==> flow/design.v <==
`timescale 1ns/1ps
`default_nettype none
module adder_1(a, b, c_in, sum, c_out);
input wire a, b, c_in;
output logic sum, c_out;
logic sum0;
logic sum1;
logic carry0;
logic carry1;
always_comb begin
  sum0 = a ^ b;
  sum = sum0 ^ c_in;
  carry0 = a & b;
  carry1 = sum0 & c_in;
  c_out = carry1 | carry0; 
end
endmodule
`timescale 1ns/1ps
`default_nettype none
module eight_input_adder(neighbors, sum);
input  wire [7:0] neighbors;
output logic [3:0] sum;
logic s1, c1, s2, c2, s3, c3, c4, s4, c5, c6;
adder_1 FA1 (.a(neighbors[0]), .b(neighbors[1]), .c_in(neighbors[2]), .sum(s1), .c_out(c1));
adder_1 FA2 (.a(neighbors[3]), .b(neighbors[4]), .c_in(neighbors[5]), .sum(s2), .c_out(c2));
adder_1 FA3 (.a(s1), .b(s2), .c_in(neighbors[6]), .sum(s3), .c_out(c3));
adder_1 HA1 (.a(s3), .b(neighbors[7]), .c_in(1'b0), .sum(sum[0]), .c_out(c4));
adder_1 FA4 (.a(c1), .b(c2), .c_in(c3), .sum(s4), .c_out(c5));
adder_1 HA2 (.a(s4), .b(c4), .c_in(1'b0), .sum(sum[1]), .c_out(c6));
adder_1 HA3 (.a(c5), .b(c6), .c_in(1'b0), .sum(sum[2]), .c_out(sum[3]));
endmodule
module equality_comparator(a, b, out);
input wire [3:0] a;
input wire [3:0] b;
output logic out;
logic [3:0] xor_out;
always_comb begin
    xor_out = a ^ b;
    out = ~xor_out[0] & ~xor_out[1] & ~xor_out[2] & ~xor_out[3];
end
endmodule
`default_nettype none
`timescale 1ns/1ps
module conway_cell(clk, rst, ena, state_0, state_d, state_q, neighbors);
input wire clk;
input wire rst;
input wire ena;
input wire state_0;
output logic state_d;
output logic state_q;
input wire [7:0] neighbors;
logic [3:0] sum;
eight_input_adder eight_input_adder_inst (.neighbors(neighbors), .sum(sum));
logic three_neighbors;
logic two_neighbors;
logic two_or_three_neighbors;
equality_comparator two_neighbors_comparator (.a(sum), .b(4'b0010), .out(two_neighbors));
equality_comparator three_neighbors_comparator (.a(sum), .b(4'b0011), .out(three_neighbors));
always_comb begin
	two_or_three_neighbors = three_neighbors | two_neighbors;
	state_d = (~ state_q & three_neighbors) | (state_q & two_or_three_neighbors);
end
always_ff @(posedge clk) begin : delay
	state_q <= rst ? state_0 : (ena ? state_d : state_q);
end 
endmodule
`default_nettype none  
module main(clk, rst, ena, state_0, cells);
parameter N = 16;  
parameter M = N + 2;  
input wire clk;
input wire rst;
input wire ena;
input wire [N*N-1:0] state_0;
output logic [N*N-1:0] cells;
wire [M*M-1:0] bordered_cells_q;  
wire [M*M-1:0] bordered_cells_d;
logic [M*M-1:0] bordered_cells_0;  
function int cell_index(int i, int j);
  cell_index = M*j + i;
endfunction
generate
  genvar i;
  genvar j;
  for (i = 0; i < M; i = i + 1) begin : cells_x
    for (j = 0; j < M; j = j + 1) begin : cells_y
      if ( (i > 0) && (i < (M-1)) && (j > 0) && (j < (M-1)) ) begin
        assign bordered_cells_0[cell_index(i, j)] = state_0[N*(j-1) + (i-1)];
        conway_cell CELL(
          .clk(clk), .rst(rst), .ena(ena),
          .neighbors({
            bordered_cells_q[cell_index(i-1, j-1)],
            bordered_cells_q[cell_index(i-1, j  )],
            bordered_cells_q[cell_index(i-1, j+1)],
            bordered_cells_q[cell_index(i  , j+1)],
            bordered_cells_q[cell_index(i+1, j+1)],
            bordered_cells_q[cell_index(i+1, j  )],
            bordered_cells_q[cell_index(i+1, j-1)],
            bordered_cells_q[cell_index(i  , j-1)]
          }),
          .state_0(bordered_cells_0[cell_index(i, j)]),
          .state_d(bordered_cells_d[cell_index(i, j)]),
          .state_q(bordered_cells_q[cell_index(i, j)])
        );
      end else begin  
        assign bordered_cells_0[cell_index(i,j)] = 1'b0;
        assign bordered_cells_q[cell_index(i,j)] = bordered_cells_0[cell_index(i,j)];
        assign bordered_cells_d[cell_index(i,j)] = 0;
      end
    end
  end
  for (i = 0; i < N; i = i + 1) begin : unborder
    always_comb begin
        cells[N*(i+1)-1:N*i] = bordered_cells_q[M*(i+2)-2:M*(i+1)+1];
    end
  end
endgenerate
endmodule
`default_nettype wire  
# Tool chain data of main
# The steps from the RTL of main to its reports follow in flow order.
# Lines are those of the file above, counted from 1.
# Library cell names are shortened.
# Not given: -
dict set report setup {
  top {main}
  clk_port {clk}
  cell_library {sky130hd}
  pvt_corner {tt_025C_1v80}
}

# Word level
# Counts by Yosys on the flattened word-level netlist (proc, flatten, opt, wreduce; memories kept). Register bits leave out memories and registers merged into their read ports (data or address). Print and check cells are left out. Cells with the same type and inputs are merged into one.
dict set report bits {
  reg_bits 256
  inputBits 259
  output_inout_bits 256
  elab_cells 10475
}
dict set report op_classes {
  mux 512
  logic 9706
  n_reduce_logical 1
}
# operator count
set ops {}
lappend ops {{1-bit AND} 4274}
lappend ops {{1-bit XOR} 2292}
lappend ops {{1-bit NOT} 1503}
lappend ops {{1-bit bitwise OR} 1381}
lappend ops {{2-bit NOT} 256}
lappend ops {{1-bit 2-to-1 mux} 512}
lappend ops {{2-bit nonzero test} 1}

# Longest topological paths
# Longest topological path by Yosys (ltp), each cell counted once; first at word level (registers and memories cut), then after technology mapping (sequential cells cut; the memories' decode and read muxes count).
dict set report logic_depth {
  ltp_word 17
  ABC_AREA 1
  ltp_mapped 11
  depth_no_buf 11
}

# Mapped cells and area
# The flow's flattened synthesis, as Yosys stat reports it; memories are mapped. The netlist is that of the ABC_AREA named above (0 if unset); the other value can give another one.
# cell count type_area_um2
set types {}
lappend types {fa_1 900 1.8E+04}
lappend types {ha_1 779 9.75E+03}
lappend types {inv_1 2209 8.29E+03}
lappend types {edfxtp_1 256 7.69E+03}
lappend types {nand2_1 767 2.88E+03}
lappend types {buf_4 257 1929.35}
lappend types {nor2_1 480 1.8E+03}
lappend types {nand3_1 252 1261.21}
lappend types {buf_6 28 315.302}
lappend types {buf_2 28 140.134}
lappend types {o21ai_0 4 20.019}
lappend types {or2_1 1 6.256}
dict set report mapped {
  cell_count 5961
  mapped_area_mm2 0.0520962
  seq_area_mm2 0.0076874
  flip_flops 256
  buf_cells 313
}

# Worst setup path after synthesis
# Source: OpenSTA report_checks on the synthesized netlist (no wires, ideal clock, input and output delay 20% of the period each), path of least setup slack; recovery checks are left aside. Register names are those of the netlist, which keeps one name where synthesis merged equal registers.
dict set report synth_path {
  path_type {input -> register}
  start {input rst}
  end {register cells_x[10].cells_y[10].genblk1.CELL.state_q}
  period_ps 5000
  input_delay_ps 1000
  setup_time_ps 637
  t_first_pin_ps 1000
  t_arrival_ps 6964
  t_required_ps 4363
  slack_ps -2600
  path_delay_ps 6601
  stages 4
  n_path_buf 3
  period_less_setup_slack_ps 7600
}
# "path_delay_ps" = arrival - input delay + setup time.
# "stages": output pins that drive a net of the path, with the launching flip-flop's if there is one; two outputs of one cell count as two.
# "period_less_setup_slack_ps" = period - worst setup slack (recovery checks aside). The figure is calculated, with input and output delays left at 20% of the set period.
# The rows between start and end are the longest chain of elaborated cells between them; the timing report does not say that the signal goes this way. Where chains are equally long, one stands for them.
# Each line given opens the expression or statement behind the cell; cells for indexed reads and writes are added by Yosys, which also makes memories of some case tables.
# Only ways into the end's enable, where the timed path ends, are counted here.
dict set report synth_between {
  cell_sequence {buf_4 -> buf_6 -> buf_6 -> or2_1}
  elab_chain_cells 1
  cone_cells 1
  lines_between 0
  classes_between {1 x reduce/logical}
}
# element line_no
set synth_lines {}
lappend synth_lines {{start: declaration} 72} ;# input wire rst;
lappend synth_lines {{2-bit nonzero test} -}
lappend synth_lines {{end: assignment} 64} ;# state_q <= rst ? state_0 : (ena ? state_d : state_q);
lappend synth_lines {{end: declaration} 50} ;# output logic state_q;

# Path in the finished layout
# Path of least setup slack in the final report of job 1 (OpenROAD, finished layout, wires in). Where an end is a register, its clock arrival counts in the times.
# The path's times are printed in steps of 10 ps; the period is the one set.
dict set report layout_path {
  path_type {register -> register}
  start {register cells_x[11].cells_y[7].genblk1.CELL.state_q}
  end {register cells_x[10].cells_y[7].genblk1.CELL.state_q}
  period_ps 4580
  setup_time_ps 230
  t_first_pin_ps 530
  t_arrival_ps 3660
  t_required_ps 4880
  slack_ps 1220
  stages 11
  n_path_buf 0
}
# The rows between start and end are the longest chain of elaborated cells between them; the timing report does not say that the signal goes this way. Where chains are equally long, one stands for them.
dict set report layout_between {
  cell_sequence {edfxtp_1 -> inv_1 -> fa_1 -> fa_1 -> fa_1 -> inv_1 -> ha_1 -> ha_1 -> nor2_1 -> nand3_1 -> nand2_1}
  elab_chain_cells 16
  cone_cells 37
  lines_between 9
  classes_between {2 x mux; 35 x logic}
}
# element line_no
set layout_lines {}
lappend layout_lines {{start: declaration} 50} ;# output logic state_q;
lappend layout_lines {{start: assignment} 64} ;# state_q <= rst ? state_0 : (ena ? state_d : state_q);
lappend layout_lines {{1-bit XOR} 12} ;# sum = sum0 ^ c_in;
lappend layout_lines {{1-bit XOR} 11} ;# sum0 = a ^ b;
lappend layout_lines {{1-bit AND} 14} ;# carry1 = sum0 & c_in;
lappend layout_lines {{1-bit bitwise OR} 15} ;# c_out = carry1 | carry0;
lappend layout_lines {{1-bit XOR} 12}
lappend layout_lines {{1-bit XOR} 11}
lappend layout_lines {{2-bit NOT} -}
lappend layout_lines {{1-bit NOT} 39} ;# out = ~xor_out[0] & ~xor_out[1] & ~xor_out[2] & ~xor_out[3];
lappend layout_lines {{1-bit AND x3} 39}
lappend layout_lines {{1-bit bitwise OR} 60} ;# two_or_three_neighbors = three_neighbors | two_neighbors;
lappend layout_lines {{1-bit AND} 61} ;# state_d = (~ state_q & three_neighbors) | (state_q & two_or_three_neighbors);
lappend layout_lines {{1-bit bitwise OR} 61}
lappend layout_lines {{1-bit 2-to-1 mux x2} 64}
lappend layout_lines {{end: assignment} 64}
lappend layout_lines {{end: declaration} 50}

main through Yosys and OpenROAD on sky130hd: 4 stored runs, unordered, with their settings and measured results. The constraints put input and output delay at 20% of the set period each and load the outputs with 0.01 pF.
"achieved_period_ps" is the run's clock period less its worst setup slack. It is reckoned from that one timing run; input and output delays stay at 20% of the period that was set.
"worst_path_ps" = time allowed to the worst setup path (clock period - input delay - output delay, where it has them) - its slack; a late launch clock adds to it, a late capture clock takes from it.
"worst_path_ps" is known to 10 ps.

# job 1
==> flow/run.sh <==
#!/bin/bash
# the make line also repeats the synthesis and layout settings of config.mk as NAME=value (left out here)
make -C /OpenROAD-flow-scripts/flow DESIGN_CONFIG=/design/flow/config.mk WORK_HOME=/design/flow/orfs CLKGATE_MAP_FILE= finish
==> flow/config.mk <==
export PLATFORM = sky130hd
export DESIGN_NAME = main
export DESIGN_NICKNAME = main
export VERILOG_FILES = /design/flow/design.v
export SDC_FILE = /design/flow/constraint.sdc
export NUM_CORES = 4
export LEC_CHECK = 0
export ABC_AREA = 1
export CAP_MARGIN = 15
export CELL_PAD_IN_SITES_GLOBAL_PLACEMENT = 1
export CORE_MARGIN = 10
export CORE_UTILIZATION = 57
export CTS_CLUSTER_DIAMETER = 260
export CTS_CLUSTER_SIZE = 34
export HOLD_SLACK_MARGIN = 0.12
export MAX_ROUTING_LAYER = met4
export MIN_ROUTING_LAYER = met1
export PLACE_DENSITY_LB_ADDON = 0.05
export SETUP_SLACK_MARGIN = 0.01
export SLEW_MARGIN = 20
==> flow/constraint.sdc <==
create_clock -name core_clock -period 4.58 [get_ports {clk}]
set_input_delay 0.9160 -clock core_clock [delete_from_list [all_inputs] [get_ports {clk}]]
set_output_delay 0.9160 -clock core_clock [all_outputs]
set_load 0.01 [all_outputs]

==> job 1: results <==
final_stdcell_area_mm2=0.056877
die_mm2=0.10389
timing.setup.ws_ps=1219
achieved_period_ps=3361
synthArea_mm2=0.0520962
hold_ws_ps=782
post_route_util_pct=63.0
worst_path_ps=3360
worst_setup_path_type="register -> register"
tns_ps=0

# job 2
==> flow/run.sh <==
#!/bin/bash
# the make line also repeats the synthesis and layout settings of config.mk as NAME=value (left out here)
make -C /OpenROAD-flow-scripts/flow DESIGN_CONFIG=/design/flow/config.mk WORK_HOME=/design/flow/orfs CLKGATE_MAP_FILE= finish
==> flow/config.mk <==
export PLATFORM = sky130hd
export DESIGN_NAME = main
export DESIGN_NICKNAME = main
export VERILOG_FILES = /design/flow/design.v
export SDC_FILE = /design/flow/constraint.sdc
export NUM_CORES = 4
export LEC_CHECK = 0
export CAP_MARGIN = 20
export CORE_MARGIN = 2
export CORE_UTILIZATION = 42
export PLACE_DENSITY = 0.6
export SLEW_MARGIN = 20
==> flow/constraint.sdc <==
create_clock -name core_clock -period 3.66 [get_ports {clk}]
set_input_delay 0.7320 -clock core_clock [delete_from_list [all_inputs] [get_ports {clk}]]
set_output_delay 0.7320 -clock core_clock [all_outputs]
set_load 0.01 [all_outputs]

==> job 2: results <==
final_stdcell_area_mm2=0.058944
hold_ws_ps=575
die_mm2=0.121634
timing.setup.ws_ps=148
tns_ps=0
worst_path_ps=3510
worst_setup_path_type="register -> register"
achieved_period_ps=3512
post_route_util_pct=50.0
synthArea_mm2=0.0499216

# job 3
==> flow/run.sh <==
#!/bin/bash
# the make line also repeats the synthesis and layout settings of config.mk as NAME=value (left out here)
make -C /OpenROAD-flow-scripts/flow DESIGN_CONFIG=/design/flow/config.mk WORK_HOME=/design/flow/orfs CLKGATE_MAP_FILE= finish
==> flow/config.mk <==
export PLATFORM = sky130hd
export DESIGN_NAME = main
export DESIGN_NICKNAME = main
export VERILOG_FILES = /design/flow/design.v
export SDC_FILE = /design/flow/constraint.sdc
export NUM_CORES = 4
export LEC_CHECK = 0
export CAP_MARGIN = 20
export CORE_ASPECT_RATIO = 0.73
export CORE_MARGIN = 4
export CORE_UTILIZATION = 30
export GPL_ROUTABILITY_DRIVEN = 0
export MAX_ROUTING_LAYER = met4
export MIN_ROUTING_LAYER = met2
export PLACE_DENSITY = 0.6
export SLEW_MARGIN = 20
export TNS_END_PERCENT = 25
==> flow/constraint.sdc <==
create_clock -name core_clock -period 5.0 [get_ports {clk}]
set_input_delay 1.0000 -clock core_clock [delete_from_list [all_inputs] [get_ports {clk}]]
set_output_delay 1.0000 -clock core_clock [all_outputs]
set_load 0.01 [all_outputs]

==> job 3: results <==
final_stdcell_area_mm2=0.0571536
die_mm2=0.173078
post_route_util_pct=34.7
achieved_period_ps=3944
timing.setup.ws_ps=1056
worst_path_ps=3940
worst_setup_path_type="register -> register"
synthArea_mm2=0.0499216
hold_ws_ps=702
tns_ps=0

# job 4
==> flow/run.sh <==
#!/bin/bash
# the make line also repeats the synthesis and layout settings of config.mk as NAME=value (left out here)
make -C /OpenROAD-flow-scripts/flow DESIGN_CONFIG=/design/flow/config.mk WORK_HOME=/design/flow/orfs CLKGATE_MAP_FILE= finish
==> flow/config.mk <==
export PLATFORM = sky130hd
export DESIGN_NAME = main
export DESIGN_NICKNAME = main
export VERILOG_FILES = /design/flow/design.v
export SDC_FILE = /design/flow/constraint.sdc
export NUM_CORES = 4
export LEC_CHECK = 0
export CAP_MARGIN = 20
export CORE_ASPECT_RATIO = 0.73
export CORE_MARGIN = 4
export CORE_UTILIZATION = 30
export CTS_CLUSTER_SIZE = 73
export GPL_ROUTABILITY_DRIVEN = 0
export MAX_ROUTING_LAYER = met4
export MIN_ROUTING_LAYER = met2
export PLACE_DENSITY = 0.6
export SETUP_SLACK_MARGIN = 0.26
export SLEW_MARGIN = 20
export TNS_END_PERCENT = 25
==> flow/constraint.sdc <==
create_clock -name core_clock -period 2.43 [get_ports {clk}]
set_input_delay 0.4860 -clock core_clock [delete_from_list [all_inputs] [get_ports {clk}]]
set_output_delay 0.4860 -clock core_clock [all_outputs]
set_load 0.01 [all_outputs]

==> job 4: results <==
timing.setup.ws_ps=-934
post_route_util_pct=42.5
tns_ps=-186832
die_mm2=0.173078
hold_ws_ps=361
worst_path_ps=3360
worst_setup_path_type="register -> register"
achieved_period_ps=3364
final_stdcell_area_mm2=0.0700985
synthArea_mm2=0.0499216
